==> flow/design.v <==
`timescale 1ns/10ps
module DW02_tree #(
    parameter num_inputs  = 8,
    parameter input_width = 8
) (
    input  wire [num_inputs*input_width-1:0] INPUT,
    output wire [input_width-1:0]            OUT0,
    output wire [input_width-1:0]            OUT1
);
integer i;
reg [input_width-1:0] sum;
always @(*) begin
    sum = {input_width{1'b0}};
    for (i = 0; i < num_inputs; i = i + 1)
        sum = sum + INPUT[i*input_width +: input_width];
end
assign OUT0 = sum;
assign OUT1 = {input_width{1'b0}};
endmodule
`timescale 1ns/10ps
module booth(
    input      [2:0] code,
    input      [8:0] src_data,
    output reg [9:0] out_data,  
    output reg       out_inv    
);
always @( * ) begin
    case( code )
        3'b000,
        3'b111:
        begin
            out_data = 10'h200;
            out_inv = 1'b0;
        end
        3'b001,
        3'b010:
        begin
            out_data = {~src_data[8], src_data};
            out_inv = 1'b0;
        end
        3'b101,
        3'b110:
        begin
            out_data = {src_data[8], ~src_data};
            out_inv = 1'b1;
        end
        3'b011:
        begin
            out_data = {~src_data[8], src_data[7:0], 1'b0};
            out_inv = 1'b0;
        end
        3'b100:
        begin
            out_data = {src_data[8], ~src_data[7:0], 1'b1};
            out_inv = 1'b1;
        end
        default:
        begin
            out_data = 10'h200;
            out_inv = 1'b0;
        end
    endcase
end
endmodule
`timescale 1ns/10ps
module mul_int8(
    input  wire [8:0]   rs1,
    input  wire [7:0]   rs2,
    output wire [16:0]  mul
);
wire [8:0] code;
wire [2:0] code_0;
wire [2:0] code_1;
wire [2:0] code_2;
wire [2:0] code_3;
wire [9:0] sel_data_0;
wire [9:0] sel_data_1;
wire [9:0] sel_data_2;
wire [9:0] sel_data_3;
wire sel_inv_0;
wire sel_inv_1;
wire sel_inv_2;
wire sel_inv_3;
assign code = {rs2[7:0], 1'b0};
assign code_0 = code[2:0];
assign code_1 = code[4:2];
assign code_2 = code[6:4];
assign code_3 = code[8:6];
booth u_booth_0 (
    .code      (code_0[2:0])
    ,.src_data (rs1[8:0])
    ,.out_data (sel_data_0)
    ,.out_inv  (sel_inv_0)
);
booth u_booth_1 (
    .code      (code_1[2:0])
    ,.src_data (rs1[8:0])
    ,.out_data (sel_data_1)
    ,.out_inv  (sel_inv_1)
);
booth u_booth_2 (
    .code      (code_2[2:0])
    ,.src_data (rs1[8:0])
    ,.out_data (sel_data_2)
    ,.out_inv  (sel_inv_2)
);
booth u_booth_3 (
    .code      (code_3[2:0])
    ,.src_data (rs1[8:0])
    ,.out_data (sel_data_3)
    ,.out_inv  (sel_inv_3)
);
reg     [16:0] ppre_0;
reg     [16:0] ppre_1;
reg     [16:0] ppre_2;
reg     [16:0] ppre_3;
reg     [16:0] ppre_4;
always @( * ) begin
    ppre_0 = {7'b0, sel_data_0};
    ppre_1 = {5'b0, sel_data_1, 1'b0, sel_inv_0};
    ppre_2 = {3'b0, sel_data_2, 1'b0, sel_inv_1, 2'b0};
    ppre_3 = {1'b0, sel_data_3, 1'b0, sel_inv_2, 4'b0};
    ppre_4 = {10'b0, sel_inv_3 , 6'b0 }; 
end
wire [84:0] pp_in;
assign pp_in = {ppre_4, ppre_3, ppre_2, ppre_1, ppre_0};
wire [16:0] pp_out_0;
wire [16:0] pp_out_1;
DW02_tree #(5, 17) u_tree_l0n0 (
   .INPUT    (pp_in[84:0])
  ,.OUT0     (pp_out_0[16:0])
  ,.OUT1     (pp_out_1[16:0])
);
assign mul = pp_out_0 + pp_out_1;
endmodule
`timescale 1ns/10ps
module mul(
    input  wire        clk,
    input  wire        rst,
    input  wire [63:0] lm,
    input  wire [63:0] rm,
    input  wire [1:0]  Data_type,
    output reg  [19:0] mul_out
);
wire is_8;
wire is_exp4;
wire is_ternary;
assign is_8 = Data_type==2'b11 || Data_type==2'b00; 
assign lm_is_int8 = Data_type==2'b11;
assign is_exp4 = Data_type==2'b10;
assign is_ternary = Data_type==2'b01;
wire [8:0] lms_0;
wire [8:0] lms_1;
wire [8:0] lms_2;
wire [8:0] lms_3;
wire [8:0] lms_4;
wire [8:0] lms_5;
wire [8:0] lms_6;
wire [8:0] lms_7;
wire [7:0] rm8_0;
wire [7:0] rm8_1;
wire [7:0] rm8_2;
wire [7:0] rm8_3;
wire [7:0] rm8_4;
wire [7:0] rm8_5;
wire [7:0] rm8_6;
wire [7:0] rm8_7;
wire [16:0] mul_int8_0;
wire [16:0] mul_int8_1;
wire [16:0] mul_int8_2;
wire [16:0] mul_int8_3;
wire [16:0] mul_int8_4;
wire [16:0] mul_int8_5;
wire [16:0] mul_int8_6;
wire [16:0] mul_int8_7;
assign lms_0 = !is_8 ? 9'd0 : lm_is_int8 ? {lm[7 ],lm[7 :0 ]} : {1'b0,lm[7 :0 ]};
assign lms_1 = !is_8 ? 9'd0 : lm_is_int8 ? {lm[15],lm[15:8 ]} : {1'b0,lm[15:8 ]};
assign lms_2 = !is_8 ? 9'd0 : lm_is_int8 ? {lm[23],lm[23:16]} : {1'b0,lm[23:16]};
assign lms_3 = !is_8 ? 9'd0 : lm_is_int8 ? {lm[31],lm[31:24]} : {1'b0,lm[31:24]};
assign lms_4 = !is_8 ? 9'd0 : lm_is_int8 ? {lm[39],lm[39:32]} : {1'b0,lm[39:32]};
assign lms_5 = !is_8 ? 9'd0 : lm_is_int8 ? {lm[47],lm[47:40]} : {1'b0,lm[47:40]};
assign lms_6 = !is_8 ? 9'd0 : lm_is_int8 ? {lm[55],lm[55:48]} : {1'b0,lm[55:48]};
assign lms_7 = !is_8 ? 9'd0 : lm_is_int8 ? {lm[63],lm[63:56]} : {1'b0,lm[63:56]};
assign {rm8_7,rm8_6,rm8_5,rm8_4,rm8_3,rm8_2,rm8_1,rm8_0} = rm;
mul_int8     u_mul_int8_0(
     .rs1   (lms_0     )
    ,.rs2   (rm8_0     )
    ,.mul   (mul_int8_0)
);
mul_int8     u_mul_int8_1(
     .rs1   (lms_1     )
    ,.rs2   (rm8_1     )
    ,.mul   (mul_int8_1)
);
mul_int8     u_mul_int8_2(
     .rs1   (lms_2     )
    ,.rs2   (rm8_2     )
    ,.mul   (mul_int8_2)
);
mul_int8     u_mul_int8_3(
     .rs1   (lms_3     )
    ,.rs2   (rm8_3     )
    ,.mul   (mul_int8_3)
);
mul_int8     u_mul_int8_4(
     .rs1   (lms_4     )
    ,.rs2   (rm8_4     )
    ,.mul   (mul_int8_4)
);
mul_int8     u_mul_int8_5(
     .rs1   (lms_5     )
    ,.rs2   (rm8_5     )
    ,.mul   (mul_int8_5)
);
mul_int8     u_mul_int8_6(
     .rs1   (lms_6     )
    ,.rs2   (rm8_6     )
    ,.mul   (mul_int8_6)
);
mul_int8     u_mul_int8_7(
     .rs1   (lms_7     )
    ,.rs2   (rm8_7     )
    ,.mul   (mul_int8_7)
);
function [13:0] exp4mul;
    input [3:0] a;
    input [3:0] b;
    reg [3:0] exp;
    reg zero_f;
    reg sign;
    reg [12:0] exp_decode;
    begin
        zero_f = (~|a[2:0]) | (~|b[2:0]);
        sign = a[3]^b[3];
        exp = zero_f ? 4'b0000 : a[2:0] + b[2:0] - 2'b10;
        exp_decode = 13'd1 << exp;
        exp4mul = zero_f ? 14'h2000 :
            sign ? {1'b0,~exp_decode+1'b1} :
            {1'b1, exp_decode};  
    end
endfunction
wire [13:0] mul_exp4_0;
wire [13:0] mul_exp4_1;
wire [13:0] mul_exp4_2;
wire [13:0] mul_exp4_3;
wire [13:0] mul_exp4_4;
wire [13:0] mul_exp4_5;
wire [13:0] mul_exp4_6;
wire [13:0] mul_exp4_7;
wire [13:0] mul_exp4_8;
wire [13:0] mul_exp4_9;
wire [13:0] mul_exp4_10;
wire [13:0] mul_exp4_11;
wire [13:0] mul_exp4_12;
wire [13:0] mul_exp4_13;
wire [13:0] mul_exp4_14;
wire [13:0] mul_exp4_15;
assign mul_exp4_0  = is_exp4 ? exp4mul(lm[ 3:0 ], rm[ 3:0 ]) : 14'd0;
assign mul_exp4_1  = is_exp4 ? exp4mul(lm[ 7:4 ], rm[ 7:4 ]) : 14'd0;
assign mul_exp4_2  = is_exp4 ? exp4mul(lm[11:8 ], rm[11:8 ]) : 14'd0;
assign mul_exp4_3  = is_exp4 ? exp4mul(lm[15:12], rm[15:12]) : 14'd0;
assign mul_exp4_4  = is_exp4 ? exp4mul(lm[19:16], rm[19:16]) : 14'd0;
assign mul_exp4_5  = is_exp4 ? exp4mul(lm[23:20], rm[23:20]) : 14'd0;
assign mul_exp4_6  = is_exp4 ? exp4mul(lm[27:24], rm[27:24]) : 14'd0;
assign mul_exp4_7  = is_exp4 ? exp4mul(lm[31:28], rm[31:28]) : 14'd0;
assign mul_exp4_8  = is_exp4 ? exp4mul(lm[35:32], rm[35:32]) : 14'd0;
assign mul_exp4_9  = is_exp4 ? exp4mul(lm[39:36], rm[39:36]) : 14'd0;
assign mul_exp4_10 = is_exp4 ? exp4mul(lm[43:40], rm[43:40]) : 14'd0;
assign mul_exp4_11 = is_exp4 ? exp4mul(lm[47:44], rm[47:44]) : 14'd0;
assign mul_exp4_12 = is_exp4 ? exp4mul(lm[51:48], rm[51:48]) : 14'd0;
assign mul_exp4_13 = is_exp4 ? exp4mul(lm[55:52], rm[55:52]) : 14'd0;
assign mul_exp4_14 = is_exp4 ? exp4mul(lm[59:56], rm[59:56]) : 14'd0;
assign mul_exp4_15 = is_exp4 ? exp4mul(lm[63:60], rm[63:60]) : 14'd0;
wire [14:0] mul_exp4_l0;
wire [14:0] mul_exp4_l1;
wire [14:0] mul_exp4_l2;
wire [14:0] mul_exp4_l3;
wire [14:0] mul_exp4_l4;
wire [14:0] mul_exp4_l5;
wire [14:0] mul_exp4_l6;
wire [14:0] mul_exp4_l7;
assign mul_exp4_l0 = mul_exp4_0 + mul_exp4_1;
assign mul_exp4_l1 = mul_exp4_2 + mul_exp4_3;
assign mul_exp4_l2 = mul_exp4_4 + mul_exp4_5;
assign mul_exp4_l3 = mul_exp4_6 + mul_exp4_7;
assign mul_exp4_l4 = mul_exp4_8 + mul_exp4_9;
assign mul_exp4_l5 = mul_exp4_10 + mul_exp4_11;
assign mul_exp4_l6 = mul_exp4_12 + mul_exp4_13;
assign mul_exp4_l7 = mul_exp4_14 + mul_exp4_15;
function [1:0] ternary2mul;
    input [1:0] a;
    input [1:0] b;
    begin
        ternary2mul = ((~|a) | (~|b)) ? 2'b10 : {a[1]~^b[1],1'b1}; 
    end
endfunction
wire [1:0] mul_ter2_0;
wire [1:0] mul_ter2_1;
wire [1:0] mul_ter2_2;
wire [1:0] mul_ter2_3;
wire [1:0] mul_ter2_4;
wire [1:0] mul_ter2_5;
wire [1:0] mul_ter2_6;
wire [1:0] mul_ter2_7;
wire [1:0] mul_ter2_8;
wire [1:0] mul_ter2_9;
wire [1:0] mul_ter2_10;
wire [1:0] mul_ter2_11;
wire [1:0] mul_ter2_12;
wire [1:0] mul_ter2_13;
wire [1:0] mul_ter2_14;
wire [1:0] mul_ter2_15;
wire [1:0] mul_ter2_16;
wire [1:0] mul_ter2_17;
wire [1:0] mul_ter2_18;
wire [1:0] mul_ter2_19;
wire [1:0] mul_ter2_20;
wire [1:0] mul_ter2_21;
wire [1:0] mul_ter2_22;
wire [1:0] mul_ter2_23;
wire [1:0] mul_ter2_24;
wire [1:0] mul_ter2_25;
wire [1:0] mul_ter2_26;
wire [1:0] mul_ter2_27;
wire [1:0] mul_ter2_28;
wire [1:0] mul_ter2_29;
wire [1:0] mul_ter2_30;
wire [1:0] mul_ter2_31;
assign mul_ter2_0  = is_ternary ? ternary2mul(lm[ 1:0 ],rm[ 1:0 ]) : 2'b00;
assign mul_ter2_1  = is_ternary ? ternary2mul(lm[ 3:2 ],rm[ 3:2 ]) : 2'b00;
assign mul_ter2_2  = is_ternary ? ternary2mul(lm[ 5:4 ],rm[ 5:4 ]) : 2'b00;
assign mul_ter2_3  = is_ternary ? ternary2mul(lm[ 7:6 ],rm[ 7:6 ]) : 2'b00;
assign mul_ter2_4  = is_ternary ? ternary2mul(lm[ 9:8 ],rm[ 9:8 ]) : 2'b00;
assign mul_ter2_5  = is_ternary ? ternary2mul(lm[11:10],rm[11:10]) : 2'b00;
assign mul_ter2_6  = is_ternary ? ternary2mul(lm[13:12],rm[13:12]) : 2'b00;
assign mul_ter2_7  = is_ternary ? ternary2mul(lm[15:14],rm[15:14]) : 2'b00;
assign mul_ter2_8  = is_ternary ? ternary2mul(lm[17:16],rm[17:16]) : 2'b00;
assign mul_ter2_9  = is_ternary ? ternary2mul(lm[19:18],rm[19:18]) : 2'b00;
assign mul_ter2_10 = is_ternary ? ternary2mul(lm[21:20],rm[21:20]) : 2'b00;
assign mul_ter2_11 = is_ternary ? ternary2mul(lm[23:22],rm[23:22]) : 2'b00;
assign mul_ter2_12 = is_ternary ? ternary2mul(lm[25:24],rm[25:24]) : 2'b00;
assign mul_ter2_13 = is_ternary ? ternary2mul(lm[27:26],rm[27:26]) : 2'b00;
assign mul_ter2_14 = is_ternary ? ternary2mul(lm[29:28],rm[29:28]) : 2'b00;
assign mul_ter2_15 = is_ternary ? ternary2mul(lm[31:30],rm[31:30]) : 2'b00;
assign mul_ter2_16 = is_ternary ? ternary2mul(lm[33:32],rm[33:32]) : 2'b00;
assign mul_ter2_17 = is_ternary ? ternary2mul(lm[35:34],rm[35:34]) : 2'b00;
assign mul_ter2_18 = is_ternary ? ternary2mul(lm[37:36],rm[37:36]) : 2'b00;
assign mul_ter2_19 = is_ternary ? ternary2mul(lm[39:38],rm[39:38]) : 2'b00;
assign mul_ter2_20 = is_ternary ? ternary2mul(lm[41:40],rm[41:40]) : 2'b00;
assign mul_ter2_21 = is_ternary ? ternary2mul(lm[43:42],rm[43:42]) : 2'b00;
assign mul_ter2_22 = is_ternary ? ternary2mul(lm[45:44],rm[45:44]) : 2'b00;
assign mul_ter2_23 = is_ternary ? ternary2mul(lm[47:46],rm[47:46]) : 2'b00;
assign mul_ter2_24 = is_ternary ? ternary2mul(lm[49:48],rm[49:48]) : 2'b00;
assign mul_ter2_25 = is_ternary ? ternary2mul(lm[51:50],rm[51:50]) : 2'b00;
assign mul_ter2_26 = is_ternary ? ternary2mul(lm[53:52],rm[53:52]) : 2'b00;
assign mul_ter2_27 = is_ternary ? ternary2mul(lm[55:54],rm[55:54]) : 2'b00;
assign mul_ter2_28 = is_ternary ? ternary2mul(lm[57:56],rm[57:56]) : 2'b00;
assign mul_ter2_29 = is_ternary ? ternary2mul(lm[59:58],rm[59:58]) : 2'b00;
assign mul_ter2_30 = is_ternary ? ternary2mul(lm[61:60],rm[61:60]) : 2'b00;
assign mul_ter2_31 = is_ternary ? ternary2mul(lm[63:62],rm[63:62]) : 2'b00;
wire [39:0] pp_ter2_in_3;
wire [39:0] pp_ter2_in_2;
wire [39:0] pp_ter2_in_1;
wire [39:0] pp_ter2_in_0;
wire [4:0] pp_ter2_out_0;
wire [4:0] pp_ter2_out_1;
wire [4:0] pp_ter2_out_2;
wire [4:0] pp_ter2_out_3;
wire [4:0] pp_ter2_out_4;
wire [4:0] pp_ter2_out_5;
wire [4:0] pp_ter2_out_6;
wire [4:0] pp_ter2_out_7;
assign pp_ter2_in_3 = {3'b000,mul_ter2_31, 3'b000,mul_ter2_30, 3'b000,mul_ter2_29, 3'b000,mul_ter2_28,
                       3'b000,mul_ter2_27, 3'b000,mul_ter2_26, 3'b000,mul_ter2_25, 3'b000,mul_ter2_24};
assign pp_ter2_in_2 = {3'b000,mul_ter2_23, 3'b000,mul_ter2_22, 3'b000,mul_ter2_21, 3'b000,mul_ter2_20,
                       3'b000,mul_ter2_19, 3'b000,mul_ter2_18, 3'b000,mul_ter2_17, 3'b000,mul_ter2_16};
assign pp_ter2_in_1 = {3'b000,mul_ter2_15, 3'b000,mul_ter2_14, 3'b000,mul_ter2_13, 3'b000,mul_ter2_12,
                       3'b000,mul_ter2_11, 3'b000,mul_ter2_10, 3'b000,mul_ter2_9,  3'b000,mul_ter2_8};
assign pp_ter2_in_0 = {3'b000,mul_ter2_7,  3'b000,mul_ter2_6,  3'b000,mul_ter2_5,  3'b000,mul_ter2_4,
                       3'b000,mul_ter2_3,  3'b000,mul_ter2_2,  3'b000,mul_ter2_1,  3'b000,mul_ter2_0};
DW02_tree #(8, 5) u_tree_ter0 (
   .INPUT    (pp_ter2_in_0[39:0])
  ,.OUT0     (pp_ter2_out_0[4:0])
  ,.OUT1     (pp_ter2_out_1[4:0])
);
DW02_tree #(8, 5) u_tree_ter1 (
   .INPUT    (pp_ter2_in_1[39:0])
  ,.OUT0     (pp_ter2_out_2[4:0])
  ,.OUT1     (pp_ter2_out_3[4:0])
);
DW02_tree #(8, 5) u_tree_ter2 (
   .INPUT    (pp_ter2_in_2[39:0])
  ,.OUT0     (pp_ter2_out_4[4:0])
  ,.OUT1     (pp_ter2_out_5[4:0])
);
DW02_tree #(8, 5) u_tree_ter3 (
   .INPUT    (pp_ter2_in_3[39:0])
  ,.OUT0     (pp_ter2_out_6[4:0])
  ,.OUT1     (pp_ter2_out_7[4:0])
);
reg [16:0] pp_reg[0:7];
wire [16:0] pp_reg_w[0:7];
assign pp_reg_w[0] = is_8 ? mul_int8_0[16:0] : is_exp4 ? {2'b00, mul_exp4_l0} : {{12{1'b0}}, pp_ter2_out_0};
assign pp_reg_w[1] = is_8 ? mul_int8_1[16:0] : is_exp4 ? {2'b00, mul_exp4_l1} : {{12{1'b0}}, pp_ter2_out_1};
assign pp_reg_w[2] = is_8 ? mul_int8_2[16:0] : is_exp4 ? {2'b00, mul_exp4_l2} : {{12{1'b0}}, pp_ter2_out_2};
assign pp_reg_w[3] = is_8 ? mul_int8_3[16:0] : is_exp4 ? {2'b00, mul_exp4_l3} : {{12{1'b0}}, pp_ter2_out_3};
assign pp_reg_w[4] = is_8 ? mul_int8_4[16:0] : is_exp4 ? {2'b00, mul_exp4_l4} : {{12{1'b0}}, pp_ter2_out_4};
assign pp_reg_w[5] = is_8 ? mul_int8_5[16:0] : is_exp4 ? {2'b00, mul_exp4_l5} : {{12{1'b0}}, pp_ter2_out_5};
assign pp_reg_w[6] = is_8 ? mul_int8_6[16:0] : is_exp4 ? {2'b00, mul_exp4_l6} : {{12{1'b0}}, pp_ter2_out_6};
assign pp_reg_w[7] = is_8 ? mul_int8_7[16:0] : is_exp4 ? {2'b00, mul_exp4_l7} : {{12{1'b0}}, pp_ter2_out_7};
always @(posedge clk) begin
    if(rst) begin
        pp_reg[0] <= #1 {17{1'b0}};
        pp_reg[1] <= #1 {17{1'b0}};
        pp_reg[2] <= #1 {17{1'b0}};
        pp_reg[3] <= #1 {17{1'b0}};
        pp_reg[4] <= #1 {17{1'b0}};
        pp_reg[5] <= #1 {17{1'b0}};
        pp_reg[6] <= #1 {17{1'b0}};
        pp_reg[7] <= #1 {17{1'b0}};
    end else begin
        pp_reg[0] <= #1 pp_reg_w[0];
        pp_reg[1] <= #1 pp_reg_w[1];
        pp_reg[2] <= #1 pp_reg_w[2];
        pp_reg[3] <= #1 pp_reg_w[3];
        pp_reg[4] <= #1 pp_reg_w[4];
        pp_reg[5] <= #1 pp_reg_w[5];
        pp_reg[6] <= #1 pp_reg_w[6];
        pp_reg[7] <= #1 pp_reg_w[7];
    end
end
wire [19:0] res_sub;
assign res_sub = is_8 ? 20'hAB000 :   
                 is_exp4 ? 20'hE0000 :   
                 20'hFFFC0;              
wire [179:0] mul_src;
assign mul_src = {3'b000,pp_reg[7], 3'b000,pp_reg[6], 3'b000,pp_reg[5], 3'b000,pp_reg[4],
                  3'b000,pp_reg[3], 3'b000,pp_reg[2], 3'b000,pp_reg[1], 3'b000,pp_reg[0],
                  res_sub[19:0] };
wire [19:0] mul_out0,mul_out1;
DW02_tree #(9, 20) u_tree_mul (
   .INPUT    (mul_src[179:0])
  ,.OUT0     (mul_out0[19:0])
  ,.OUT1     (mul_out1[19:0])
);
wire [19:0] mul_out_w;
assign mul_out_w = mul_out0 + mul_out1;
always @(posedge clk) begin
    if(rst)
        mul_out <= #1 {20{1'b0}};
    else
        mul_out <= #1 mul_out_w;
end
endmodule
Reports on mul --
Tool output for the design above, in the order of the flow. Lines are those of the file above, counted from 1. Cell names lack the library's common part. Not given: n/a
Set-up: top mul, clock port clk, library sky130hd, timing corner tt_025C_1v80

Word-level counts --
Source: Yosys, flattened and elaborated. Widths are those after wreduce; folded enables and synchronous resets count as part of the registers. Registers that Yosys merges into a memory's read port (data or address) are not register bits. Print and check cells do not count. Equal cells are merged and count once.
Storage and ports: input bits 132, elaborated cells 1068, register bits after elaboration 156, output and inout bits 20
Cells by class: bitwise gates (word level) 136, shifts and indexed selects 16, muxes and demuxes 226, add/subtract/negate cells 124, reductions and logical operators 362, equality and inequality tests 195
Operator list (count):
- case mux 10 bit (select 5 bit) | 24
- two-way mux 14 bit | 48
- case mux 10 bit (select 4 bit) | 8
- OR reduction 2 bit | 152
- == test 3 bit with constant B | 96
- << shifter 1 x 4 -> 13 bit with constant A | 16
- adder 13 x 1 -> 13 bit with constant B | 16
- NOT 13 bit | 16
- OR reduction 3 bit | 56
- adder 20 x 17 -> 20 bit | 8
- two-way mux 17 bit | 9
- == test 3 x 2 -> 1 bit with constant B | 48
- two-way mux 9 bit | 16
- adder 15 x 16 -> 17 bit | 8
- adder 17 x 7 -> 17 bit | 8
- two-way mux 2 bit | 64
- adder 13 x 14 -> 15 bit | 8
- adder 14 x 14 -> 15 bit | 8
- adder 5 x 2 -> 5 bit | 24
- OR reduction 5 bit | 24
- two-way mux 15 bit | 8
- adder 10 x 12 -> 13 bit | 8
- zero test 1 bit | 96
- zero test 3 bit | 32
- == test 3 x 1 -> 1 bit with constant B | 24
- NOT 9 bit | 8
- adder 3 x 3 -> 4 bit | 16
- subtractor 4 x 2 -> 4 bit with constant B | 16
Other operator kinds: 13; their cells: 194.

Logic depth --
Longest topological path by Yosys (ltp), each cell counted once; first at word level (registers and memories cut), then after technology mapping (sequential cells cut; the memories' decode and read muxes count).
Depth: depth in word-level cells 14, ABC_AREA 0, depth in mapped cells 27, depth with buffers taken out 24

After synthesis --
Yosys stat after the flow's synthesis: flattened, memories mapped to cells. It holds for the ABC_AREA given above (unset counts as 0); a run with the other value may have another netlist.
Cells by type:
- ha_1 | count 540, total area 6756.48 um^2
- fa_1 | count 300, total area 6005.76 um^2
- dfxtp_1 | count 156, total area 3.12E+03 um^2
- a21oi_1 | count 601, total area 3.01E+03 um^2
- o21ai_0 | count 538, total area 2.69E+03 um^2
- mux2i_1 | count 268, total area 2.68E+03 um^2
- nor2_1 | count 584, total area 2.19E+03 um^2
- nand2_1 | count 489, total area 1835.51 um^2
- inv_1 | count 466, total area 1.75E+03 um^2
- xnor2_1 | count 179, total area 1.57E+03 um^2
- clkbuf_1 | count 403, total area 1.51E+03 um^2
- xor2_1 | count 154, total area 1.35E+03 um^2
- a21o_1 | count 130, total area 975.936 um^2
- nand3_1 | count 145, total area 725.696 um^2
- o22ai_1 | count 112, total area 700.672 um^2
- nor3_1 | count 133, total area 665.638 um^2
- a22o_1 | count 68, total area 595.571 um^2
- o221ai_1 | count 55, total area 481.712 um^2
Not listed: further types 61, cells in them 989.
Mapped netlist: cell area after synthesis 45620.0 um^2, buffer cells 496, sequential area 3123.0 um^2, flip-flops 156, mapped cells 6310
The figures by module come from a second, unflattened synthesis with its own total; it is not the netlist above.
Unflattened totals: cell total of the unflattened synthesis 8034, area (unflattened synthesis) 62971.6 um^2
Rows give one instance, submodules left out.
By module:
- mul | cells 2814, area 19781.5 um^2, instances 1, seq. area 3123.0 um^2
- DW02_tree | cells 299, area 2364.8 um^2, instances 8, seq. area 0.0 um^2
- booth | cells 38, area 317.8 um^2, instances 32, seq. area 0.0 um^2
- mul_int8 | cells 107, area 830.8 um^2, instances 8, seq. area 0.0 um^2
- DW02_tree | cells 440, area 4302.9 um^2, instances 1, seq. area 0.0 um^2
- DW02_tree | cells 79, area 788.3 um^2, instances 4, seq. area 0.0 um^2

Path before layout --
OpenSTA on the mapped netlist: ideal clock, no wires. The path of least setup slack (recovery checks aside). Input and output delay are each 20% of the period. Register names are those of the netlist, which keeps one name where synthesis merged equal registers.
Path post-synthesis: path type in2reg, start point input port Data_type[1], end point register mul_out[19], required time 6.379 ns, slack 0.167 ns, buffers on the path 2, library setup time 0.121 ns, launch time at the first pin 1.300 ns, input delay 1.300 ns, delay of the path 5.033 ns, arrival time 6.212 ns, stages 17, clock period 6.5 ns, period reached after synthesis 6.333 ns
"delay of the path" is the arrival time less input delay plus setup time. "stages": output pins that drive a net of the path, with the launching flip-flop's if there is one; two outputs of one cell count as two. "period reached after synthesis" = period - worst setup slack (recovery checks aside). The figure is calculated, with input and output delays left at 20% of the set period. Between the ends stands the longest chain of elaborated cells between them, by number of cells; it is not shown to be the way that was timed. Of several equally long chains one is given. A line is the first line of the expression or statement that the cell stems from. Yosys adds cells for indexed reads and writes and turns some case tables into memories.
Between the ends, post-synthesis: cell sequence inv_1 > ha_1 > clkbuf_1 > clkinv_1 > clkbuf_1 > fa_1 > fa_1 > fa_1 > fa_1 > inv_1 > ha_1 > or4_4 > o2111a_1 > a311o_1 > o22ai_2 > o21ai_2 > mux2_4, length of the longest elaborated chain 11, elaborated cells on any way between the ends 14, classes of those cells 8 x add/sub; 2 x eq/ne; 2 x mux; 2 x reduce/logical
RTL lines, path post-synthesis:
- start: declaration | line 142 | input  wire [1:0]  Data_type,
- == test 2 bit | line 150 | assign is_exp4 = Data_type==2'b10;
- two-way mux 17 bit | line 434 | is_exp4 ? 20'hE0000 :
- two-way mux 19 bit | line 433 | assign res_sub = is_8 ? 20'hAB000 :
- adder 20 x 17 -> 20 bit x8 | line 15 | sum = sum + INPUT[i*input_width +: input_width];
- end: assignment | line 450 | mul_out <= #1 {20{1'b0}};
- end: assignment | line 452 | mul_out <= #1 mul_out_w;
- end: declaration | line 143 | output reg  [19:0] mul_out

Path in the finished layout --
From the final timing report of stored run 3: the path of least setup slack in the routed layout; clock arrival at registers is part of the times.
Path post-layout: path type in2reg, start point input port rm[57], end point register pp_reg[7][10], buffers on the path 2, input delay 1.30 ns, required time 6.83 ns, clock period 6.5 ns, arrival time 6.49 ns, launch time at the first pin 1.30 ns, library setup time 0.13 ns, stages 23, slack 0.34 ns
Between the ends stands the longest chain of elaborated cells between them, by number of cells; it is not shown to be the way that was timed. Of several equally long chains one is given.
Between the ends, post-layout: cell sequence clkdlybuf4s50_1 > clkinv_1 > ha_1 > inv_1 > ha_1 > inv_1 > fa_1 > xor2_1 > nand2_1 > or4b_2 > ha_1 > nand2_1 > o21ai_0 > nor2b_1 > fa_1 > a21o_1 > a21o_1 > a2111oi_1 > buf_4 > o21bai_1 > a31oi_1 > xor2_1 > o22ai_1, length of the longest elaborated chain 13, elaborated cells on any way between the ends 42, RTL lines with such cells 10, classes of those cells 8 x add/sub; 10 x eq/ne; 1 x shift; 10 x mux; 2 x logic; 11 x reduce/logical
RTL lines, path post-layout:
- start: declaration | line 141 | input  wire [63:0] rm,
- OR reduction 3 bit | line 233 | zero_f = (~|a[2:0]) | (~|b[2:0]);
- zero test 1 bit | line 233
- bitwise OR 1 bit | line 233
- two-way mux 4 bit | line 235 | exp = zero_f ? 4'b0000 : a[2:0] + b[2:0] - 2'b10;
- << shifter 1 x 4 -> 13 bit | line 236 | exp_decode = 13'd1 << exp;
- NOT 13 bit | line 238 | sign ? {1'b0,~exp_decode+1'b1} :
- adder 13 x 1 -> 13 bit | line 238
- two-way mux 14 bit | line 238
- two-way mux 14 bit | line 237 | exp4mul = zero_f ? 14'h2000 :
- two-way mux 14 bit | line 272 | assign mul_exp4_14 = is_exp4 ? exp4mul(lm[59:56], rm[59:56]) : 14'd0;
- adder 14 x 14 -> 15 bit | line 289 | assign mul_exp4_l7 = mul_exp4_14 + mul_exp4_15;
- two-way mux 15 bit | line 410 | assign pp_reg_w[7] = is_8 ? mul_int8_7[16:0] : is_exp4 ? {2'b00, mul_exp4_l7} : {{12{1'b0}}, pp_ter2_out_7};
- two-way mux 17 bit | line 410
- end: assignment | line 420 | pp_reg[7] <= #1 {17{1'b0}};
- end: assignment | line 429 | pp_reg[7] <= #1 pp_reg_w[7];
- end: declaration | line 401 | reg [16:0] pp_reg[0:7];

Below are 6 stored runs of the flow (Yosys, OpenROAD; platform sky130hd) on mul, each with its settings and what was measured, unordered. Constraints: input delay and output delay 20% of the set period each, output load 0.01 pF.
"period reached": clock period set for the run, less the worst setup slack. It is reckoned from that one timing run; input and output delays stay at 20% of the period that was set.

* Stored run 1 | settings: CAP_MARGIN 35; CORE_ASPECT_RATIO 0.77; CORE_UTILIZATION 40; CTS_CLUSTER_SIZE 28; GPL_TIMING_DRIVEN 0; MAX_ROUTING_LAYER met4; MIN_ROUTING_LAYER met2; TNS_END_PERCENT 35; period_ns 11.0; CORE_MARGIN 2; SLEW_MARGIN 20 | no results, routing failed with GRT-0116
* Stored run 2 | settings: ABC_AREA 0; CELL_PAD_IN_SITES_DETAIL_PLACEMENT 2; CELL_PAD_IN_SITES_GLOBAL_PLACEMENT 0; CORE_ASPECT_RATIO 1.22; CORE_MARGIN 7; CORE_UTILIZATION 26; CTS_CLUSTER_DIAMETER 389; CTS_CLUSTER_SIZE 92; GPL_ROUTABILITY_DRIVEN 0; HOLD_SLACK_MARGIN 0.16; MAX_ROUTING_LAYER met4; PLACE_DENSITY 0.66; SETUP_SLACK_MARGIN 1.2; SLEW_MARGIN 35; TNS_END_PERCENT 5; period_ns 6.5; CAP_MARGIN 20 | no results, routing failed with GRT-0232
* Stored run 3 | settings: CORE_UTILIZATION 40; period_ns 6.5; CAP_MARGIN 20; CORE_MARGIN 2; SLEW_MARGIN 20 | results: synthesized cell area 45620.0 um^2; overall die area 116766.0 um^2; standard-cell area after routing 51275.4 um^2; utilization in the final report 45.5 %; setup slack of the worst path 0.339 ns; final setup TNS 0.000 ns; period reached 6.161 ns
* Stored run 4 | settings: CELL_PAD_IN_SITES_DETAIL_PLACEMENT 2; GPL_ROUTABILITY_DRIVEN 0; MAX_ROUTING_LAYER met4; PLACE_DENSITY_LB_ADDON 0.05; period_ns 6.5; CAP_MARGIN 20; CORE_MARGIN 2; CORE_UTILIZATION 40; SLEW_MARGIN 20 | results: synthesized cell area 45620.0 um^2; overall die area 116766.0 um^2; standard-cell area after routing 51718.4 um^2; utilization in the final report 45.8 %; setup slack of the worst path 0.152 ns; final setup TNS 0.000 ns; period reached 6.348 ns
* Stored run 5 | settings: CAP_MARGIN 0; CORE_ASPECT_RATIO 1.06; CORE_UTILIZATION 34; CTS_CLUSTER_DIAMETER 306; CTS_CLUSTER_SIZE 15; GPL_TIMING_DRIVEN 1; MIN_ROUTING_LAYER met1; period_ns 6.22; CORE_MARGIN 2; SLEW_MARGIN 20 | results: synthesized cell area 45620.0 um^2; overall die area 137125.0 um^2; standard-cell area after routing 54252.0 um^2; utilization in the final report 40.7 %; setup slack of the worst path 0.339 ns; final setup TNS 0.000 ns; period reached 5.881 ns
* Stored run 6 | settings: GPL_ROUTABILITY_DRIVEN 0; PLACE_DENSITY_LB_ADDON 0.16; period_ns 6.5; CAP_MARGIN 20; CORE_MARGIN 2; CORE_UTILIZATION 40; SLEW_MARGIN 20 | results: synthesized cell area 45620.0 um^2; overall die area 116766.0 um^2; standard-cell area after routing 51668.3 um^2; utilization in the final report 45.8 %; setup slack of the worst path 0.322 ns; final setup TNS 0.000 ns; period reached 6.178 ns
